==> flow/design.v <==
module dht11_reader (
  input rst_n,           
  input wire en,         
  input wire clk,        
  output reg [7:0] humidity,
  output reg [7:0] temperature,
  output wire data_ready
);
  reg [31:0] counter;    
  assign data_ready = 1'b0;
  always @(posedge clk or negedge rst_n) begin
    if (!rst_n) begin
      humidity <= 8'h28;
      temperature <= 8'h21;
      counter <= 0;
    end else if (en) begin
      counter <= counter + 1;
      if (counter >= 3_000_000) begin  
        counter <= 0;
        if (temperature < 35) begin
          temperature <= temperature + 1;
        end else begin
          temperature <= 30;
        end
        if (humidity < 45) begin
          humidity <= humidity + 1;
        end else begin
          humidity <= 40;
        end
      end
    end
  end
endmodule
module uart_tx(
  input  wire clk,               
  input  wire rst_n,             
  input  wire tx_start,          
  input  wire [7:0] tx_data,     
  output reg tx,                 
  output reg tx_done,            
  output reg tx_busy             
);
  parameter CLK_FREQ = 1_000_000;  
  parameter BAUD_RATE = 9600;
  localparam BIT_PERIOD = CLK_FREQ / BAUD_RATE;  
  reg [3:0] bit_index;      
  reg [15:0] clk_count;     
  reg [9:0] tx_shift_reg;   
  always @(posedge clk or negedge rst_n) begin
    if (!rst_n) begin
      tx <= 1;           
      tx_busy <= 0;
      bit_index <= 0;
      clk_count <= 0;
      tx_done <= 0;
    end else begin
      if (tx_start && !tx_busy) begin
        tx_shift_reg <= {1'b1, tx_data, 1'b0};  
        tx_busy <= 1'b1;
        bit_index <= 0;
        clk_count <= 0;
        tx_done <= 0;
      end
      if (tx_busy) begin
        if (clk_count < BIT_PERIOD - 1) begin
          clk_count <= clk_count + 1;
        end else begin
          clk_count <= 0;
          tx <= tx_shift_reg[bit_index];  
          bit_index <= bit_index + 1;
          if (bit_index == 9) begin
            tx_busy <= 1'b0;  
            tx_done <= 1;
          end
        end
      end
    end
  end
endmodule
module uart_rx (
  input wire clk,              
  input wire rst_n,            
  input wire rx,               
  output reg [7:0] data_out,   
  output reg rx_busy,          
  output reg done              
);
  parameter CLK_FREQ = 1_000_000;                  
  parameter BAUD_RATE = 9600;
  localparam BIT_PERIOD = CLK_FREQ / BAUD_RATE;    
  reg [9:0] rx_shift_reg;    
  reg [3:0] bit_index;       
  reg [15:0] clk_count;      
  always @(posedge clk or negedge rst_n) begin
    if (!rst_n) begin
      rx_busy <= 0;
      clk_count <= 0;
      bit_index <= 0;
      done <= 1'b0;  
    end else begin
      if (!rx_busy && !rx) begin
        rx_busy <= 1'b1;
        done <= 1'b0;
        clk_count <= BIT_PERIOD / 2;  
        bit_index <= 0;
      end
      if (rx_busy) begin
        if (clk_count < BIT_PERIOD - 1) begin
          clk_count <= clk_count + 1;
        end else begin
          clk_count <= 0;
          rx_shift_reg[bit_index] <= rx;  
          bit_index <= bit_index + 1;
          if (bit_index == 9) begin
            if (rx == 1'b1) begin  
              rx_busy <= 1'b0;
              done <= 1'b1;  
              data_out <= rx_shift_reg[8:1];  
            end else begin
              rx_busy <= 1'b0;  
              done <= 1'b0;
            end
          end
        end
      end else begin
        if (done) begin
          done <= 1'b0;  
        end
      end
    end
  end
endmodule
module uart_string(
  input wire clk_1Mhz,
  input wire rst_n,
  input wire [7: 0] temperature, 
  input wire [7: 0] humidity, 
  input wire rx,
  output wire tx,
  input wire en_tx,
  output reg tx_msg_done,
  input wire fan_state,
  input wire hum_state,
  output reg [7:0] chr_cmd,
  output reg [7:0] chr_val0,
  output reg [7:0] chr_val1,
  output reg       rx_msg_done   
);
  localparam SEND_INTERVAL = 1_000_000;  
  localparam IDLE = 2'b00, LOAD = 2'b01, TRANSMIT = 2'b10, DONE = 2'b11;
  wire tx_done, rx_done;
  reg [3:0] tx_index;   
  reg [7:0] tx_data;
  reg send_start;
  reg [31:0] timer_count;  
  wire tx_busy;
  reg [7:0] tx_msg [0:8];  
  reg [1:0] TX_STATE;
  always @(posedge clk_1Mhz or negedge rst_n) begin
    if (!rst_n) begin
      tx_msg[0] <= 8'h53;  
      tx_msg[1] <= 8'h3A;  
      tx_msg[2] <= 8'h30;  
      tx_msg[3] <= 8'h30;  
      tx_msg[4] <= 8'h30;  
      tx_msg[5] <= 8'h30;  
      tx_msg[6] <= 8'h30;  
      tx_msg[7] <= 8'h30;  
      tx_msg[8] <= 8'h2F;  
      tx_msg_done <= 1'b0;
      tx_index <= 0;
      send_start <= 1'b0;
      timer_count <= 0;
      TX_STATE <= IDLE;
    end else if (en_tx) begin
      case (TX_STATE)
        IDLE: begin
          tx_msg_done <= 1'b0;  
          if (!tx_busy) begin
            if (timer_count == SEND_INTERVAL) begin
              timer_count <= 0;
              TX_STATE <= LOAD;
            end else begin
              timer_count <= timer_count + 1;
            end
          end
        end
        LOAD: begin
          if (tx_index == 0) begin
            tx_msg[2] <= temperature / 10 + 8'h30;
            tx_msg[3] <= temperature % 10 + 8'h30;
            tx_msg[4] <= humidity / 10 + 8'h30;
            tx_msg[5] <= humidity % 10 + 8'h30;
            tx_msg[6] <= fan_state ? 8'h31 : 8'h30;  
            tx_msg[7] <= hum_state ? 8'h31 : 8'h30;  
          end
          tx_data <= tx_msg[tx_index];  
          send_start <= 1'b1;           
          TX_STATE <= TRANSMIT;
        end
        TRANSMIT: begin
          if (tx_done) begin
            send_start <= 1'b0;         
            if (tx_index < 8) begin
              tx_index <= tx_index + 1;
              TX_STATE <= LOAD;        
            end else begin
              tx_index <= 0;
              TX_STATE <= DONE;        
            end
          end
        end
        DONE: begin
          tx_msg_done <= 1'b1;          
          TX_STATE <= IDLE;            
        end
      endcase
    end
  end
  wire [7:0] rx_data;
  wire rx_busy;
  reg [5:0] RX_STATE;
  always @(posedge clk_1Mhz or negedge rst_n) begin
    if (!rst_n) begin
      RX_STATE <= 0;       
      rx_msg_done <= 1'b0;    
    end else if (!rx_busy && rx_done) begin
      case (RX_STATE)
        0: begin
          if (rx_data == 8'h41 || rx_data == 8'h42 || rx_data == 8'h43
              || rx_data == 8'h44 || rx_data == 8'h4C) begin
            RX_STATE <= 1;
            chr_cmd <= rx_data;
            rx_msg_done <= 1'b0;
          end else begin
            RX_STATE <= 0;  
          end
        end
        1: begin
          if ((rx_data >= 8'h30 && rx_data <= 8'h39) || rx_data == 8'h2D) begin  
            RX_STATE <= 2;
            chr_val0 <= rx_data;
          end
        end
        2: begin
          if (rx_data == 8'h3A) begin  
            RX_STATE <= 3;
          end
        end
        3: begin
          if (rx_data >= 8'h30 && rx_data <= 8'h39) begin  
            RX_STATE <= 4;
            chr_val1 <= rx_data;
          end
        end
        4: begin
          if (rx_data == 8'h0A || rx_data == 8'h2A || rx_data == 8'h2F) begin
            rx_msg_done <= 1'b1;
            RX_STATE <= 0;
          end
        end
      endcase
    end
    else if (rx_busy && !rx_done) begin
      rx_msg_done <= 1'b0;
    end
  end
  uart_tx uart_tx_inst(
    .clk(clk_1Mhz),
    .rst_n(rst_n),
    .tx_start(send_start),
    .tx_data(tx_data),
    .tx(tx),
    .tx_busy(tx_busy),
    .tx_done(tx_done)
  );
  uart_rx uart_rx_inst (
    .clk(clk_1Mhz),
    .rst_n(rst_n),
    .rx(rx),
    .data_out(rx_data),
    .rx_busy(rx_busy),
    .done(rx_done)
  );
endmodule
module i2c_writeframe(
    input       clk_1MHz,                
    input       rst_n,                   
    input       en_write,                
    input       start_frame,             
    input       stop_frame,              
    input [7:0] data,                    
    input       sda_in,                  
    output      sda_oe,                  
    output reg  scl,                     
    output      done,                    
    output reg  sda_en                   
);
    localparam  DELAY       = 10;        
    reg [20:0]  cnt;                     
    reg         cnt_clr;                 
    localparam  WaitEn      = 0,         
                PreStart    = 1,         
                Start       = 2,         
                AfterStart  = 3,         
                PreWrite    = 4,         
                WriteLow    = 5,         
                WriteHigh   = 6,         
                WriteDone   = 7,         
                WaitAck     = 8,         
                Ack1        = 9,         
                Ack2        = 10,        
                AckDone     = 11,        
                PreStop     = 12,        
                Stop        = 13,        
                Done        = 14;        
    reg [3:0]   state, next_state;
    reg [3:0]   bit_cnt;                 
    wire [2:0]  bit_idx = bit_cnt - 1'b1;    
    reg         sda_out;                 
    assign sda_oe = sda_en & ~sda_out;
    always @(posedge clk_1MHz, negedge rst_n) begin
        if (!rst_n)
            cnt <= 21'd0;
        else if (cnt_clr)
            cnt <= 21'd0;
        else
            cnt <= cnt + 1'b1;
    end
    always @(posedge clk_1MHz, negedge rst_n) begin
        if (!rst_n)
            state <= WaitEn;
        else
            state <= next_state;
    end
    always @(*) begin
        if (!rst_n)
            next_state = WaitEn;             
        else begin
            case (state)
                WaitEn:     next_state = en_write ? (start_frame ? PreStart : PreWrite) : WaitEn;
                PreStart:   next_state = (cnt == DELAY) ? Start : PreStart;
                Start:      next_state = (cnt == DELAY) ? AfterStart : Start;
                AfterStart: next_state = (cnt == DELAY) ? WriteLow : AfterStart;
                PreWrite:   next_state = (cnt == DELAY) ? WriteLow : PreWrite;
                WriteLow:   next_state = (cnt == DELAY) ? WriteHigh : WriteLow;
                WriteHigh:  next_state = (cnt == DELAY && bit_cnt == 4'd8) ? WriteDone : ((cnt == DELAY) ? WriteLow : WriteHigh);
                WriteDone:  next_state = (cnt == DELAY) ? WaitAck : WriteDone;
                WaitAck:    next_state = (sda_in == 1'b0) ? Ack1 : WaitAck;
                Ack1:       next_state = (cnt == DELAY) ? Ack2 : Ack1;
                Ack2:       next_state = (cnt == DELAY) ? AckDone : Ack2;
                AckDone:    next_state = (cnt == DELAY) ? (stop_frame ? PreStop : Done) : AckDone;
                PreStop:    next_state = (cnt == DELAY) ? Stop : PreStop;
                Stop:       next_state = (cnt == DELAY) ? Done : Stop;
                Done:       next_state = WaitEn;
                default:    next_state = WaitEn;
            endcase
        end
    end   
    always @(posedge clk_1MHz, negedge rst_n) begin
        if (!rst_n) begin                    
            sda_en  <= 1'b1;
            sda_out <= 1'b1;
            scl     <= 1'b1;
            cnt_clr <= 1'b1;
        end else begin
            case (state)
                WaitEn: begin
                    sda_en  <= 1'b1;         
                    cnt_clr <= 1'b1;         
                end
                PreStart: begin
                    sda_out <= 1'b1;                                 
                    scl     <= 1'b1;        
                    cnt_clr <= (cnt == DELAY-1) ? 1'b1 : 1'b0;       
                end
                Start: begin
                    sda_out <= 1'b0;                                 
                    cnt_clr <= (cnt == DELAY-1) ? 1'b1 : 1'b0;       
                end
                AfterStart: begin
                    scl     <= 1'b0;                                 
                    cnt_clr <= (cnt == DELAY-1) ? 1'b1 : 1'b0;       
                end
                PreWrite: begin
                    cnt_clr <= (cnt == DELAY-1) ? 1'b1 : 1'b0;       
                end
                WriteLow: begin
                    scl     <= 1'b0;                                 
                    sda_out <= data[3'd7-bit_idx];                   
                    cnt_clr <= (cnt == DELAY-1) ? 1'b1 : 1'b0;       
                end
                WriteHigh: begin
                    scl     <= 1'b1;                                 
                    cnt_clr <= (cnt == DELAY-1) ? 1'b1 : 1'b0;       
                end
                WriteDone: begin
                    scl     <= 1'b0;                                 
                    sda_en  <= 1'b0;                                 
                    cnt_clr <= (cnt == DELAY-1) ? 1'b1 : 1'b0;       
                end
                WaitAck: begin
                    cnt_clr <= 1'b1;                                 
                end
                Ack1: begin
                    scl     <= 1'b1;                                 
                    cnt_clr <= (cnt == DELAY-1) ? 1'b1 : 1'b0;       
                end
                Ack2: begin
                    scl     <= 1'b0;                                 
                    cnt_clr <= (cnt == DELAY-1) ? 1'b1 : 1'b0;       
                end
                AckDone: begin      
                    cnt_clr <= (cnt == DELAY-1) ? 1'b1 : 1'b0;       
                end
                PreStop: begin
                    scl     <= 1'b1;                                 
                    cnt_clr <= (cnt == DELAY-1) ? 1'b1 : 1'b0;       
                end   
                Stop: begin
                    sda_en  <= 1'b1;                                 
                    sda_out <= 1'b1;                                 
                    cnt_clr <= (cnt == DELAY-1) ? 1'b1 : 1'b0;       
                end
                Done: begin
                    cnt_clr <= 1'b1;                                 
                end
            endcase
        end
    end
    always @(posedge clk_1MHz, negedge rst_n) begin
        if (!rst_n)
            bit_cnt <= 4'd0;
        else begin
            case (state)
                WriteLow:   bit_cnt <= (cnt == 1'b0) ? bit_cnt + 1'b1 : bit_cnt;     
                WaitEn:     bit_cnt <= 4'd0;
                Done:       bit_cnt <= 4'd0;
                default:    bit_cnt <= bit_cnt;
            endcase
        end
    end
    assign done = (state == Done);
endmodule
module lcd_write_cmd_data(
    input       clk_1MHz,                    
    input       rst_n,                       
    input [7:0] data,                        
    input       cmd_data,                    
    input       ena,                         
    input [6:0] i2c_addr,                    
    input       sda_in,                      
    output      sda_oe,                      
    output      scl,                         
    output      done,                        
    output      sda_en
);
    localparam  DELAY               = 50;    
    reg [20:0]  cnt;                         
    reg         cnt_clr;                     
    localparam  WaitEn              = 0,     
                Write_Addr          = 1,     
                Wait_AddrDone       = 2,     
                Write_HighNibble1   = 3,     
                Wait_High1Done      = 4,     
                Delay_CMD1          = 5,     
                Write_HighNibble2   = 6,     
                Wait_High2Done      = 7,     
                Write_LowNibble1    = 8,     
                Wait_Low1Done       = 9,     
                Delay_CMD2          = 10,    
                Write_LowNibble2    = 11,    
                Wait_Low2Done       = 12,    
                Done                = 13;    
    reg [3:0]   state, next_state;
    reg         en_write;                    
    wire        en_i2cwrite = en_write;
    wire        i2c_done;                    
    reg [7:0]   i2c_data;                    
    reg         start_frame;                 
    reg         stop_frame;                  
    always @(posedge clk_1MHz, negedge rst_n) begin
        if (!rst_n)
            cnt <= 21'd0;
        else if (cnt_clr)
            cnt <= 21'd0;
        else
            cnt <= cnt + 1'b1;
    end
    always @(posedge clk_1MHz, negedge rst_n) begin
        if (!rst_n)
            state <= WaitEn;
        else
            state <= next_state;
    end
    always @(*) begin
        if (!rst_n)
            next_state = WaitEn;                 
        else begin
            case (state)
                WaitEn:             next_state = ena ? Write_Addr : WaitEn;
                Write_Addr:         next_state = Wait_AddrDone;
                Wait_AddrDone:      next_state = i2c_done ? Write_HighNibble1 : Wait_AddrDone;
                Write_HighNibble1:  next_state = Wait_High1Done;
                Wait_High1Done:     next_state = i2c_done ? Delay_CMD1 : Wait_High1Done;
                Delay_CMD1:         next_state = (cnt == DELAY) ? Write_HighNibble2 : Delay_CMD1;
                Write_HighNibble2:  next_state = Wait_High2Done;
                Wait_High2Done:     next_state = i2c_done ? Write_LowNibble1 : Wait_High2Done;
                Write_LowNibble1:   next_state = Wait_Low1Done;
                Wait_Low1Done:      next_state = i2c_done ? Delay_CMD2 : Wait_Low1Done;
                Delay_CMD2:         next_state = (cnt == DELAY) ? Write_LowNibble2 : Delay_CMD2;
                Write_LowNibble2:   next_state = Wait_Low2Done;
                Wait_Low2Done:      next_state = i2c_done ? Done : Wait_Low2Done;
                Done:               next_state = WaitEn;
                default:            next_state = WaitEn;
            endcase
        end
    end
    always @(posedge clk_1MHz, negedge rst_n) begin
        if (!rst_n) begin                    
            i2c_data <= 8'd0;
            en_write <= 1'b0;
            cnt_clr  <= 1'b1;
        end else begin
            case (state)
                WaitEn: begin
                    i2c_data    <= 8'd0;
                    en_write    <= 1'b0;
                    cnt_clr     <= 1'b1;
                end
                Write_Addr: begin
                    start_frame <= 1'b1;                 
                    stop_frame  <= 1'b0;
                    i2c_data    <= {i2c_addr, 1'b0};     
                    en_write    <= 1'b1;                 
                end
                Wait_AddrDone: begin
                    en_write    <= 1'b0;                 
                end
                Write_HighNibble1: begin
                    start_frame <= 1'b0;
                    stop_frame  <= 1'b0;
                    i2c_data    <= (data & 8'hF0) | 8'h0C | cmd_data;
                    en_write    <= 1'b1;                 
                end
                Wait_High1Done: begin
                    en_write    <= 1'b0;                 
                end
                Delay_CMD1: begin
                    cnt_clr     <= 1'b0;                 
                end
                Write_HighNibble2: begin
                    start_frame <= 1'b0;
                    stop_frame  <= 1'b0;
                    i2c_data    <= ((data & 8'hF0) | 8'h0C | cmd_data) & 8'hFB;
                    en_write    <= 1'b1;                 
                    cnt_clr     <= 1'b1;                 
                end
                Wait_High2Done: begin
                    en_write    <= 1'b0;                 
                end
                Write_LowNibble1: begin              
                    start_frame <= 1'b0;
                    stop_frame  <= 1'b0;
                    i2c_data    <= ((data & 8'h0F) << 4) | 8'h0C | cmd_data;
                    en_write    <= 1'b1;                
                end
                Wait_Low1Done: begin
                    en_write    <= 1'b0;                 
                end
                Delay_CMD2: begin
                    cnt_clr     <= 1'b0;                 
                end
                Write_LowNibble2: begin
                    start_frame <= 1'b0;
                    stop_frame  <= 1'b1;                 
                    i2c_data    <= (((data & 8'h0F) << 4) | 8'h0C | cmd_data) & 8'hFB;
                    en_write    <= 1'b1;                 
                    cnt_clr     <= 1'b1;                 
                end
                Wait_Low2Done: begin
                    en_write    <= 1'b0;                 
                end
            endcase
        end
    end
    assign done = (state == Done);
    i2c_writeframe i2c_writframe_inst(
        .clk_1MHz   (clk_1MHz),
        .rst_n      (rst_n),
        .en_write   (en_i2cwrite),
        .start_frame(start_frame),
        .stop_frame (stop_frame),
        .data       (i2c_data),
        .sda_in     (sda_in),
        .sda_oe     (sda_oe),
        .scl        (scl),
        .done       (i2c_done),
        .sda_en     (sda_en)
    );
endmodule
module lcd_display(
    input           clk_1MHz,                
    input           rst_n,                   
    input           ena,                     
    input           done_write,              
    input  [127:0]  row1,                    
    input  [127:0]  row2,                    
    output reg[7:0] data,                    
    output          cmd_data,                
    output reg      ena_write,               
    output          busy                     
);
    localparam  DELAY           = 50;        
    localparam  WaitEn          = 0,
                Write           = 1,
                WaitWrite       = 2,
                WaitDelay       = 3,
                Done            = 4;
    reg [2:0]   state, next_state;          
    reg [20:0]  cnt;                         
    reg         cnt_clr;                     
    wire [7:0]  cmd_data_array [0:39];
    assign cmd_data_array[0]    = 8'h02;     
    assign cmd_data_array[1]    = 8'h28;     
    assign cmd_data_array[2]    = 8'h0C;     
    assign cmd_data_array[3]    = 8'h06;     
    assign cmd_data_array[4]    = 8'h01;     
    assign cmd_data_array[5]    = 8'h80;     
    assign cmd_data_array[22]   = 8'hC0;     
    assign cmd_data_array[39]   = 8'h00;     
    generate
        genvar i;
        for (i = 1; i < 17; i=i+1) begin: for_name
            assign cmd_data_array[22-i] = row1[(i*8)-1:i*8-8];       
            assign cmd_data_array[39-i] = row2[(i*8)-1:i*8-8];       
        end
    endgenerate
    reg [5:0]   ptr;                         
    assign cmd_data = (ptr <= 6'd6 || ptr == 6'd23) ? 1'b0 : 1'b1;   
    assign busy = ~(state == WaitEn);
    always @(posedge clk_1MHz, negedge rst_n) begin
        if (!rst_n)
            cnt <= 21'd0;
        else if (cnt_clr)
            cnt <= 21'd0;
        else 
            cnt <= cnt + 1'b1;
    end
    always @(posedge clk_1MHz, negedge rst_n) begin
        if (!rst_n)
            state <= WaitEn;
        else
            state <= next_state;
    end
    always @(*) begin
        if (!rst_n)
            next_state = WaitEn;
        else begin
            case (state)
                WaitEn:     next_state = ena ? Write : WaitEn;
                Write:      next_state = WaitWrite;
                WaitWrite:  next_state = done_write ? WaitDelay : WaitWrite;
                WaitDelay:  next_state = (ptr == 6'd39) ? Done : ((cnt == DELAY) ? Write : WaitDelay);
                Done:       next_state = WaitEn;
                default:    next_state = WaitEn;
            endcase
        end
    end
    always @(posedge clk_1MHz, negedge rst_n) begin
        if (!rst_n) begin
            cnt_clr    <= 1'b1;
            ena_write  <= 1'b0;            
        end else begin
            case (state)
                WaitEn: begin
                    cnt_clr    <= 1'b1;                  
                    ena_write  <= 1'b0;                  
                end
                Write: begin
                    cnt_clr    <= 1'b1;                  
                    data       <= cmd_data_array[ptr];   
                    ena_write  <= 1'b1;                  
                end
                WaitWrite: begin
                    ena_write  <= 1'b0;                  
                end
                WaitDelay: begin
                    cnt_clr    <= 1'b0;
                end
            endcase
        end
    end
    always @(posedge clk_1MHz, negedge rst_n) begin
        if (!rst_n)
            ptr <= 6'd0;
        else if (state == WaitEn)
            ptr <= 6'd0;
        else if (state == Write)
            ptr <= ptr + 1'b1;
        else
            ptr <= ptr;
    end
endmodule
module lcd_16x2(
  input           clk_1MHz,
  input           rst_n,
  input           lcd_ena,
  input [127:0]   row1,
  input [127:0]   row2,
  output          busy,
  output          scl,
  input           sda_in,
  output          sda_oe,
  output          lcd_done
);
  localparam      i2c_addr = 7'h27;
  wire [7:0]      data;
  wire            cmd_data;
  wire            ena_write;
  lcd_display lcd_display_inst(
    .clk_1MHz           (clk_1MHz),
    .rst_n              (rst_n),
    .ena                (lcd_ena),
    .done_write         (lcd_done),
    .row1               (row1),
    .row2               (row2),
    .data               (data),
    .cmd_data           (cmd_data),
    .ena_write          (ena_write),
    .busy               (busy)
  );
  lcd_write_cmd_data lcd_write_cmd_data_inst(
    .clk_1MHz           (clk_1MHz),
    .rst_n              (rst_n),
    .data               (data),
    .cmd_data           (cmd_data),
    .ena                (ena_write),
    .i2c_addr           (i2c_addr),
    .sda_in             (sda_in),
    .sda_oe             (sda_oe),
    .scl                (scl),
    .done               (lcd_done)
  );
endmodule
module logic_controller(
  input   wire            clk,        
  input   wire            rst_n,
  input   wire  [7: 0]    temperature,
  input   wire  [7: 0]    humidity,
  output  reg             dht_en,
  input   wire            dht_data_ready,
  input   wire  [7:0]     chr_cmd,
  input   wire  [7:0]     chr_val0,
  input   wire  [7:0]     chr_val1,
  input   wire            rx_msg_done,
  input   wire            tx_msg_done,
  output  reg             en_tx,
  output  reg             lcd_en,    
  input   wire            lcd_done,  
  output  reg   [127:0]   lcd_row1,  
  output  reg   [127:0]   lcd_row2,  
  output  reg             led_fan,       
  output  reg             led_hum       
);
  localparam INTERVAL = 500_000;  
  integer interval_counter;
  reg [6:0] max_temp, min_temp, min_hum, max_hum;  
  reg [7:0] temp_tens, temp_units, humi_tens, humi_units;
  reg tick;  
  reg rx_msg_done_reg;
  always @(posedge clk or negedge rst_n) begin
    if (!rst_n) begin
      tick <= 1'b0;
      rx_msg_done_reg <= 1'b0;
      interval_counter <= 0;
      en_tx <= 1'b0;
      temp_tens <= 8'h00;
      temp_units <= 8'h00;
      humi_tens <= 8'h00;
      humi_units <= 8'h00;
      max_temp <= 34;  
      min_temp <= 1;  
      min_hum <= 42;  
      max_hum <= 63;  
      dht_en <= 1'b0;
      lcd_row1 <= "  Cold Storage  ";
      lcd_row2 <= "     Welcome    ";
      lcd_en <= 1'b1;
      led_fan <= 1'b0;
      led_hum <= 1'b0;
    end else begin
      if (lcd_done && lcd_en) begin
        lcd_en <= 1'b0;
      end
      if (interval_counter == INTERVAL) begin
        interval_counter <= 0;
        tick <= ~tick;
        if (tick) begin
          if (!dht_en) begin
            dht_en <= 1'b1;
          end
          en_tx <= 1'b1;
          update_leds();
          update_lcd();
        end else begin
          dht_en <= 1'b0;
        end
      end else begin
        interval_counter <= interval_counter + 1;
      end
      if (rx_msg_done && !rx_msg_done_reg) begin
        rx_msg_done_reg <= 1'b1;
        update_settings();
        if (chr_cmd != 8'h4C) begin  
          update_leds();
        end
      end else if (!rx_msg_done) begin
        rx_msg_done_reg <= 1'b0;
      end
      if (dht_en && dht_data_ready) begin
        dht_en <= 1'b0;
      end
      if (en_tx && tx_msg_done) begin
        en_tx <= 1'b0;
      end
    end
  end
  task update_settings;
    begin
      if (chr_cmd == 8'h4C) begin  
        led_fan <= (chr_val0 == 8'h31);  
        led_hum <= (chr_val1 == 8'h31);  
      end else if (chr_cmd == 8'h41) begin  
        if (chr_val0 == 8'h2D) begin  
          max_temp <= -1 * ((chr_val1 - 8'h30) * 10);
        end else begin
          max_temp <= ((chr_val0 - 8'h30) * 10) + (chr_val1 - 8'h30);
        end
      end else if (chr_cmd == 8'h42) begin  
        if (chr_val0 == 8'h2D) begin  
          min_temp <= -1 * ((chr_val1 - 8'h30) * 10);
        end else begin
          min_temp <= ((chr_val0 - 8'h30) * 10) + (chr_val1 - 8'h30);
        end
      end else if (chr_cmd == 8'h43) begin  
        if (chr_val0 == 8'h2D) begin  
          max_hum <= -1 * ((chr_val1 - 8'h30) * 10);
        end else begin
          max_hum <= ((chr_val0 - 8'h30) * 10) + (chr_val1 - 8'h30);
        end
      end else if (chr_cmd == 8'h44) begin  
        if (chr_val0 == 8'h2D) begin  
          min_hum <= -1 * ((chr_val1 - 8'h30) * 10);
        end else begin
          min_hum <= ((chr_val0 - 8'h30) * 10) + (chr_val1 - 8'h30);
        end
      end
      uart_rx_to_lcd();
    end
  endtask
  task update_leds;
    begin
      if (temperature > max_temp) begin
        led_fan <= 1'b1;  
      end else if (temperature < min_temp) begin
        led_fan <= 1'b0;  
      end else begin
        led_fan <= 1'b0;  
      end
      if (humidity < max_hum) begin
        led_hum <= 1'b1;  
      end else if (humidity > min_hum) begin
        led_hum <= 1'b0;  
      end else begin
        led_hum <= 1'b0;  
      end
    end
  endtask
  task update_lcd;
    begin
      temp_tens <= (temperature / 10) + 8'h30;   
      temp_units <= (temperature % 10) + 8'h30;  
      humi_tens <= (humidity / 10) + 8'h30;    
      humi_units <= (humidity % 10) + 8'h30;   
      if (temperature < 10) begin
        lcd_row1 <= { "Temp: 0", temp_units, " C      " };  
      end else begin
        lcd_row1 <= { "Temp: ", temp_tens, temp_units, " C      " };  
      end
      if (humidity < 10) begin
        lcd_row2 <= { "Humi: 0", humi_units, "%       " };   
      end else begin
        lcd_row2 <= { "Humi: ", humi_tens, humi_units, "%       " };   
      end
      lcd_en <= 1'b1;
    end
  endtask
  task uart_rx_to_lcd;
    begin
      lcd_row1 <= {"RX: ", chr_cmd, chr_val0, chr_val1, "         "};
      lcd_row2 <= {"Tem:", temp_tens, temp_units, "C Hum:", humi_tens, humi_units, "% "};
      interval_counter <= 0;  
      lcd_en <= 1'b1;
    end
  endtask
endmodule
module top_coldstorage(
  input         clk,           
  input         rst_n,         
  output        led_fan,       
  output        led_hum,       
  input         sda_lcd_in,
  output        sda_lcd_oe,
  output        scl_lcd,
  input         rx,
  output        tx
);
  wire clk_1MHz = clk;
  wire [127:0] lcd_row1, lcd_row2;
  wire lcd_en, lcd_done;
  wire [7:0] temperature, humidity;
  wire dht_en, dht_data_ready;
  wire [7:0] chr_cmd, chr_val0, chr_val1;
  wire rx_msg_done, en_tx, tx_msg_done;
  logic_controller logic_controller_inst(
    .clk(clk_1MHz),
    .rst_n(rst_n),
    .temperature(temperature),
    .humidity(humidity),
    .dht_en(dht_en),
    .dht_data_ready(dht_data_ready),
    .chr_cmd(chr_cmd),
    .chr_val0(chr_val0),
    .chr_val1(chr_val1),
    .en_tx(en_tx),
    .rx_msg_done(rx_msg_done),
    .tx_msg_done(tx_msg_done),
    .lcd_en(lcd_en),
    .lcd_done(lcd_done),
    .lcd_row1(lcd_row1),
    .lcd_row2(lcd_row2),
    .led_fan(led_fan),
    .led_hum(led_hum)
  );
  dht11_reader dht11_reader_inst(
    .clk(clk_1MHz),
    .rst_n(rst_n),
    .en(dht_en),
    .temperature(temperature),
    .humidity(humidity),
    .data_ready(dht_data_ready)
  );
  uart_string uart_string_inst(
    .clk_1Mhz(clk_1MHz),
    .rst_n(rst_n),
    .temperature(temperature),
    .humidity(humidity),
    .en_tx(en_tx),
    .tx_msg_done(tx_msg_done),
    .tx(tx),
    .rx(rx),
    .fan_state(led_fan),
    .hum_state(led_hum),
    .chr_cmd(chr_cmd),
    .chr_val0(chr_val0),
    .chr_val1(chr_val1),
    .rx_msg_done(rx_msg_done)
  );
  lcd_16x2 lcd_16x2_inst(
    .clk_1MHz(clk_1MHz),
    .rst_n(rst_n),
    .lcd_ena(lcd_en),
    .row1(lcd_row1),
    .row2(lcd_row2),
    .lcd_done(lcd_done),
    .sda_in(sda_lcd_in),
    .sda_oe(sda_lcd_oe),
    .scl(scl_lcd)
  );  
endmodule
; ---- Reports on top_coldstorage
; Tool output for the design above before and after an edit, in the order of the flow.
; "before" refers to lines of the RTL above, "after" to lines of the edited file.
; "diff": "after" minus "before" as printed here. "rel_change_pct": 100 x difference / "before".
; Operators carry their Yosys type and port widths (W data, S select, Z words).
; Cell names lack the library's common part.
; Not given: --
[inputs]
top = top_coldstorage
clock = clk
library = sky130hd
lib_corner = tt_025C_1v80

; ---- The edit
; Unified diff, file above to edited file.
; The edit is scripted: it alters the design's behaviour and was not made to optimise anything.
; begin of diff
@@ -586,4 +586,7 @@
     end
     assign done = (state == Done);
+    wire scl_0, scl_1;
+    wire sda_oe_0, sda_oe_1;
+    wire i2c_done_0, i2c_done_1;
     i2c_writeframe i2c_writframe_inst(
         .clk_1MHz   (clk_1MHz),
@@ -594,9 +597,15 @@
         .data       (i2c_data),
         .sda_in     (sda_in),
-        .sda_oe     (sda_oe),
-        .scl        (scl),
-        .done       (i2c_done),
+        .sda_oe     (sda_oe_0),
+        .scl        (scl_0),
+        .done       (i2c_done_0),
         .sda_en     (sda_en)
     );
+    i2c_writeframe i2c_writframe_inst_2 (.clk_1MHz(clk_1MHz), .rst_n(rst_n), .en_write(~en_i2cwrite),
+        .start_frame(start_frame), .stop_frame(stop_frame), .data(i2c_data), .sda_in(sda_in),
+        .sda_oe(sda_oe_1), .scl(scl_1), .done(i2c_done_1));
+    assign scl = scl_0 ^ scl_1;
+    assign sda_oe = sda_oe_0 ^ sda_oe_1;
+    assign i2c_done = i2c_done_0 ^ i2c_done_1;
 endmodule
 module lcd_display(
; end of diff

; ---- After elaboration
; Yosys after proc, flatten, opt, wreduce and memory -nomap, before mapping. Print and check cells are not counted.
[classes]
columns = element, before, after, diff, rel_change_pct
row1 = addsub, 25, 29, 4, 16.00
row2 = mul, 3, 3, 0, 0.00
row3 = n_div, 4, 4, 0, 0.00
row4 = cmp, 13, 13, 0, 0.00
row5 = equal, 123, 141, 18, 14.63
row6 = shift, 4, 5, 1, 25.00
row7 = n_mux, 146, 170, 24, 16.44
row8 = bitwise, 14, 19, 5, 35.71
row9 = n_reduce_logical, 95, 111, 16, 16.84
[ops]
columns = op, before, after, diff, rel_change_pct
row1 = $eq A4 B4 Y1 const B, 17, 25, 8, 47.06
row2 = $mux W1, 62, 67, 5, 8.06
row3 = $mux W4, 15, 20, 5, 33.33
row4 = $mux W2, 13, 18, 5, 38.46
row5 = $eq A4 B3 Y1 const B, 12, 16, 4, 33.33
row6 = $reduce_bool A2 Y1, 19, 22, 3, 15.79
row7 = $pmux W1 S2, 12, 15, 3, 25.00
row8 = $reduce_or A2 Y1, 6, 9, 3, 50.00
row9 = $xor A1 B1 Y1, 0, 3, 3, --
row10 = $eq A4 B2 Y1 const B, 6, 8, 2, 33.33
row11 = $mux W3, 4, 6, 2, 50.00
row12 = $reduce_or A4 Y1, 4, 6, 2, 50.00
row13 = $eq A21 B4 Y1 const B, 2, 4, 2, 100.00
row14 = $reduce_and A2 Y1, 11, 12, 1, 9.09
row15 = $logic_and A1 B1 Y1, 9, 10, 1, 11.11
row16 = $not A1 Y1, 8, 9, 1, 12.50
row17 = $ne A2 B1 Y1 const B, 6, 7, 1, 16.67
row18 = $add A4 B1 Y4 const B, 4, 5, 1, 25.00
row19 = $add A21 B1 Y21 const B, 3, 4, 1, 33.33
row20 = $eq A4 B1 Y1 const B, 3, 4, 1, 33.33
row21 = $logic_not A4 Y1, 3, 4, 1, 33.33
row22 = $mux W21, 3, 4, 1, 33.33
row23 = $reduce_or A3 Y1, 2, 3, 1, 50.00
row24 = $and A1 B1 Y1, 1, 2, 1, 100.00
row25 = $logic_not A21 Y1, 1, 2, 1, 100.00
row26 = $pmux W1 S3, 1, 2, 1, 100.00
row27 = $pmux W4 S14, 1, 2, 1, 100.00
row28 = $pmux W4 S2, 1, 2, 1, 100.00
; Not every row of either side is listed.
[bits]
columns = element, before, after, diff, rel_change_pct
row1 = ff_bits, 697, 730, 33, 4.73
row2 = latch_bits, 0, 0, 0, --
row3 = ram_bits, 0, 0, 0, --
row4 = romBits, 0, 0, 0, --
row5 = clocked_rd_ports_x_width, 0, 0, 0, --
row6 = mem_count, 0, 0, 0, --
row7 = inputBits, 4, 4, 0, 0.00
row8 = output_inout_bits, 5, 5, 0, 0.00
row9 = elab_cells, 495, 570, 75, 15.15

; ---- Longest topological paths
; Yosys ltp: most cells in a row. Word level: on the elaborated netlist, between registers, memories and ports. Mapped: between sequential cells and ports; inverters and the memories' decode and read muxes count.
[logic_depth]
columns = element, before, after, diff, rel_change_pct
row1 = word_depth, 8, 8, 0, 0.00
row2 = ABC_AREA, 0, 0, --, --
row3 = depth_mapped, 22, 22, 0, 0.00
row4 = depth_no_buf, 20, 20, 0, 0.00

; ---- Netlist
; Source: synth_stat.txt of the flow (Yosys; design flattened, memories mapped). It holds for the ABC_AREA given above (unset counts as 0); a run with the other value may have another netlist.
[types]
columns = cell_type, before, after, diff, rel_change_pct
row1 = dfrtp_1, 396, 435, 39, 9.85
row2 = nand3_1, 129, 146, 17, 13.18
row3 = xor2_1, 82, 98, 16, 19.51
row4 = nor2_1, 322, 334, 12, 3.73
row5 = and3_1, 56, 66, 10, 17.86
row6 = nor2b_1, 20, 29, 9, 45.00
row7 = nand4_1, 38, 46, 8, 21.05
row8 = inv_1, 110, 103, -7, -6.36
row9 = xnor2_1, 79, 86, 7, 8.86
row10 = mux2i_1, 17, 10, -7, -41.18
row11 = o21ai_0, 213, 207, -6, -2.82
row12 = mux2_2, 10, 16, 6, 60.00
row13 = dfstp_2, 62, 67, 5, 8.06
row14 = a21o_1, 17, 22, 5, 29.41
row15 = and4_1, 12, 7, -5, -41.67
row16 = a211o_1, 6, 11, 5, 83.33
row17 = a21boi_0, 5, 0, -5, -100.00
row18 = nand2_1, 404, 400, -4, -0.99
; Not every row of either side is listed.
[mapped]
columns = element, before, after, diff, rel_change_pct
row1 = stdcells, 2909, 3040, 131, 4.50
row2 = area_um2, 27254.9, 29016.6, 1761.7, 6.46
row3 = sequential_area_um2, 13520.5, 14627.8, 1107.3, 8.19
row4 = flip_flops, 524, 568, 44, 8.40
row5 = buf_cells, 141, 141, 0, 0.00
; The figures by module come from a second, unflattened synthesis with its own total; it is not the netlist above.
[hier_totals]
columns = element, before, after, diff, rel_change_pct
row1 = hier_cells, 3556, 3767, 211, 5.93
row2 = area_unflattened_um2, 32218.4, 34459.3, 2240.9, 6.96
; Each row is one instance without its submodules.
[modules_before]
columns = mod, n_inst, cells, mod_area_um2, mod_seq_area_um2
row1 = logic_controller, 1, 1310, 11228.3, 4154.0
row2 = uart_string, 1, 724, 6576.3, 2922.8
row3 = lcd_display, 1, 577, 4409.2, 1093.5
row4 = dht11_reader, 1, 265, 2531.2, 1206.2
row5 = i2c_writeframe, 1, 223, 2252.2, 1107.3
row6 = lcd_write_cmd_data, 1, 198, 2125.8, 1188.6
row7 = uart_rx, 1, 149, 1750.4, 1031.0
row8 = uart_tx, 1, 108, 1337.5, 817.0
row9 = lcd_16x2, 1, 2, 7.5, 0.0
row10 = top_coldstorage, 1, 0, 0.0, 0.0
[modules_after]
columns = mod, n_inst, cells, mod_area_um2, mod_seq_area_um2
row1 = logic_controller, 1, 1310, 11228.3, 4154.0
row2 = uart_string, 1, 707, 6542.5, 2922.8
row3 = i2c_writeframe, 2, 223, 2252.2, 1107.3
row4 = lcd_display, 1, 577, 4409.2, 1093.5
row5 = dht11_reader, 1, 265, 2531.2, 1206.2
row6 = lcd_write_cmd_data, 1, 203, 2148.3, 1188.6
row7 = uart_rx, 1, 149, 1750.4, 1031.0
row8 = uart_tx, 1, 108, 1337.5, 817.0
row9 = lcd_16x2, 1, 2, 7.5, 0.0
row10 = top_coldstorage, 1, 0, 0.0, 0.0

; ---- Worst setup path after synthesis
; Source: OpenSTA report_checks on the synthesized netlist (no wires, ideal clock, input and output delay 20% of the period each), path of least setup slack; recovery checks are left aside. Register names are those of the netlist, which keeps one name where synthesis merged equal registers.
[synth_path]
columns = element, before, after, diff, rel_change_pct
row1 = path_type, reg2reg, reg2reg, --, --
row2 = from, register dht11_reader_inst.humidity[5], register dht11_reader_inst.humidity[5], --, --
row3 = to, register logic_controller_inst.humi_units[6], register logic_controller_inst.humi_units[6], --, --
row4 = clock_period_ns, 10.0, 10.0, 0.0, 0.00
row5 = setup_ns, 0.125, 0.132, 0.007, --
row6 = t_first_pin_ns, 0.000, 0.000, 0.000, --
row7 = arrival_time_ns, 4.675, 4.444, -0.231, -4.94
row8 = required_time_ns, 9.875, 9.868, -0.007, -0.07
row9 = setup_slack_ns, 5.200, 5.425, 0.225, --
row10 = path_delay_ns, 4.800, 4.576, -0.224, -4.67
row11 = driving_pins, 23, 21, -2, -8.70
row12 = path_buffers, 2, 1, -1, -50.00
row13 = synth_period_reached_ns, 4.8, 4.575, -0.225, -4.69
; "path_delay_ns" = arrival - input delay + setup time.
; "driving_pins": output pins that drive a net of the path, with the launching flip-flop's if there is one; two outputs of one cell count as two.
; "synth_period_reached_ns" = period - worst setup slack (recovery checks aside). The figure is calculated, with input and output delays left at 20% of the set period.
; Between the ends stands the longest chain of elaborated cells between them, by number of cells; it is not shown to be the way that was timed. Of several equally long chains one is given.
; Each line given opens the expression or statement behind the cell; cells for indexed reads and writes are added by Yosys, which also makes memories of some case tables.
; At most two assigning lines are given for a register; there are more.
[synth_between_before]
path_cell_list = dfstp_2 -> clkbuf_1 -> nor2_1 -> inv_1 -> ha_1 -> nand2b_1 -> o21ai_0 -> a211oi_1 -> a211o_1 -> a211oi_1 -> buf_2 -> mux2i_1 -> xor2_1 -> o311a_1 -> inv_1 -> a22oi_1 -> a31oi_1 -> ha_1 -> xnor2_1 -> xnor2_1 -> xnor2_1 -> xnor2_1 -> mux2_2
elab_chain_cells = 2
cone_cells = 2
classes_between = add/sub: 1; div: 1
[synth_lines_before]
columns = element, line
row1 = start: declaration, 5  ; output reg [7:0] humidity,
row2 = start: assignment, 13  ; humidity <= 8'h28;
row3 = start: assignment, 26  ; humidity <= humidity + 1;
row4 = $mod A8 B4 Y32, 885  ; humi_units <= (humidity % 10) + 8'h30;
row5 = $add A8 B6 Y8, 885
row6 = end: assignment, 781  ; humi_units <= 8'h00;
row7 = end: declaration, 769  ; reg [7:0] temp_tens, temp_units, humi_tens, humi_units;
[synth_between_after]
path_cell_list = dfstp_2 -> buf_4 -> nor2_1 -> inv_1 -> ha_1 -> nand2b_1 -> maj3_2 -> and3_4 -> a311oi_4 -> a31oi_2 -> a211oi_2 -> o21bai_1 -> a2111oi_4 -> nand4_2 -> nand2b_1 -> xnor2_1 -> ha_1 -> nor2_1 -> o21ai_0 -> a21boi_1 -> or3b_1
elab_chain_cells = 2
cone_cells = 2
classes_between = add/sub: 1; div: 1
[synth_lines_after]
columns = element, line
row1 = start: declaration, 5  ; output reg [7:0] humidity,
row2 = start: assignment, 13  ; humidity <= 8'h28;
row3 = start: assignment, 26  ; humidity <= humidity + 1;
row4 = $mod A8 B4 Y32, 894  ; humi_units <= (humidity % 10) + 8'h30;
row5 = $add A8 B6 Y8, 894
row6 = end: assignment, 790  ; humi_units <= 8'h00;
row7 = end: declaration, 778  ; reg [7:0] temp_tens, temp_units, humi_tens, humi_units;

; ---- Timing after layout
; From the final timing report of each run of pair A: the path of least setup slack in the routed layout; clock arrival at registers is part of the times.
[layout_path]
columns = element, before, after, diff, rel_change_pct
row1 = path_type, reg2reg, reg2reg, --, --
row2 = from, register dht11_reader_inst.temperature[6], register dht11_reader_inst.humidity[5], --, --
row3 = to, register logic_controller_inst.temp_units[6], register logic_controller_inst.humi_units[6], --, --
row4 = clock_period_ns, 10.0, 10.0, 0.0, 0.00
row5 = setup_ns, 0.14, 0.12, -0.02, --
row6 = t_first_pin_ns, 0.60, 0.58, -0.02, -3.33
row7 = arrival_time_ns, 5.76, 5.69, -0.07, -1.22
row8 = required_time_ns, 10.47, 10.47, 0.00, 0.00
row9 = setup_slack_ns, 4.71, 4.79, 0.08, --
row10 = driving_pins, 19, 20, 1, 5.26
row11 = path_buffers, 0, 0, 0, --
; Between the ends stands the longest chain of elaborated cells between them, by number of cells; it is not shown to be the way that was timed. Of several equally long chains one is given.
; At most two assigning lines are given for a register; there are more.
[layout_between_before]
path_cell_list = dfrtp_1 -> inv_2 -> ha_1 -> or2_1 -> ha_1 -> and4bb_1 -> a21oi_2 -> a21oi_1 -> mux2i_1 -> o2111ai_2 -> o21a_1 -> or4b_1 -> nor3_4 -> nor2_1 -> nor2_1 -> ha_1 -> xnor2_1 -> xnor2_1 -> o21ai_0
elab_chain_cells = 2
cone_cells = 2
classes_between = add/sub: 1; div: 1
[layout_lines_before]
columns = element, line
row1 = start: declaration, 6  ; output reg [7:0] temperature,
row2 = start: assignment, 14  ; temperature <= 8'h21;
row3 = start: assignment, 21  ; temperature <= temperature + 1;
row4 = $mod A8 B4 Y32, 883  ; temp_units <= (temperature % 10) + 8'h30;
row5 = $add A8 B6 Y8, 883
row6 = end: assignment, 779  ; temp_units <= 8'h00;
row7 = end: declaration, 769  ; reg [7:0] temp_tens, temp_units, humi_tens, humi_units;
[layout_between_after]
path_cell_list = dfstp_2 -> nor2_1 -> inv_1 -> ha_1 -> nand2b_1 -> maj3_2 -> and3_4 -> a311oi_4 -> a31oi_2 -> a211oi_2 -> o21bai_1 -> a2111oi_4 -> nand4_2 -> nand2b_1 -> xnor2_1 -> ha_1 -> nor2_1 -> o21ai_0 -> a21boi_1 -> or3b_1
elab_chain_cells = 2
cone_cells = 2
classes_between = add/sub: 1; div: 1
[layout_lines_after]
columns = element, line
row1 = start: declaration, 5  ; output reg [7:0] humidity,
row2 = start: assignment, 13  ; humidity <= 8'h28;
row3 = start: assignment, 26  ; humidity <= humidity + 1;
row4 = $mod A8 B4 Y32, 894  ; humi_units <= (humidity % 10) + 8'h30;
row5 = $add A8 B6 Y8, 894
row6 = end: assignment, 790  ; humi_units <= 8'h00;
row7 = end: declaration, 778  ; reg [7:0] temp_tens, temp_units, humi_tens, humi_units;

; ---- Measured runs
; Runs of the flow (Yosys, OpenROAD) on both versions; the two runs of a pair have the same settings. The constraints put input and output delay at 20% of the set period each and load the outputs with 0.01 pF.
[flow_settings_pair_A]
CORE_UTILIZATION = 40
period_ns = 10.0
CAP_MARGIN = 20
CORE_MARGIN = 2
SLEW_MARGIN = 20
[measured_pair_A]
columns = element, before, after, diff, rel_change_pct
row1 = synthesis_area_um2, 27254.9, 29016.6, 1761.7, 6.46
row2 = dieArea_um2, 70240.9, 74712.0, 4471.1, 6.37
row3 = cell_area_final_um2, 30041.3, 32115.8, 2074.5, 6.91
row4 = finalUtil_frac, 0.447, 0.448, 0.001, --
row5 = setup_worst_slack_ns, 4.709, 4.787, 0.078, --
row6 = setupTns_ns, 0.000, 0.000, 0.000, --
row7 = ws_hold_ns, 0.414, 0.417, 0.003, --
row8 = design_power_uw, 4586, 5028, 442, 9.64
row9 = clock_period_reached_ns, 5.291, 5.213, -0.078, -1.47
[flow_settings_pair_B]
ABC_AREA = 1
CORE_ASPECT_RATIO = 0.73
CORE_MARGIN = 8
CORE_UTILIZATION = 48
CTS_CLUSTER_DIAMETER = 216
GPL_ROUTABILITY_DRIVEN = 0
GPL_TIMING_DRIVEN = 0
PLACE_DENSITY = 0.57
SETUP_SLACK_MARGIN = 0.64
period_ns = 8.63
CAP_MARGIN = 20
SLEW_MARGIN = 20
[measured_pair_B]
columns = element, before, after, diff, rel_change_pct
row1 = synthesis_area_um2, 26995.9, 28944.0, 1948.1, 7.22
row2 = dieArea_um2, 64180.6, 68510.4, 4329.8, 6.75
row3 = cell_area_final_um2, 30007.5, 32147.1, 2139.6, 7.13
row4 = finalUtil_frac, 0.538, 0.535, -0.003, --
row5 = setup_worst_slack_ns, 3.603, 4.344, 0.741, --
row6 = setupTns_ns, 0.000, 0.000, 0.000, --
row7 = ws_hold_ns, 0.388, 0.409, 0.021, --
row8 = design_power_uw, 5989, 6413, 424, 7.08
row9 = clock_period_reached_ns, 5.027, 4.286, -0.741, -14.74
; By "clock_period_reached_ns" is meant the clock period of the run minus its worst setup slack. This is arithmetic on one report: input and output delays are still those of the set period (20% each).
; "design_power_uw" rests on the timing tool's default activity at the inputs, not on a simulated workload.
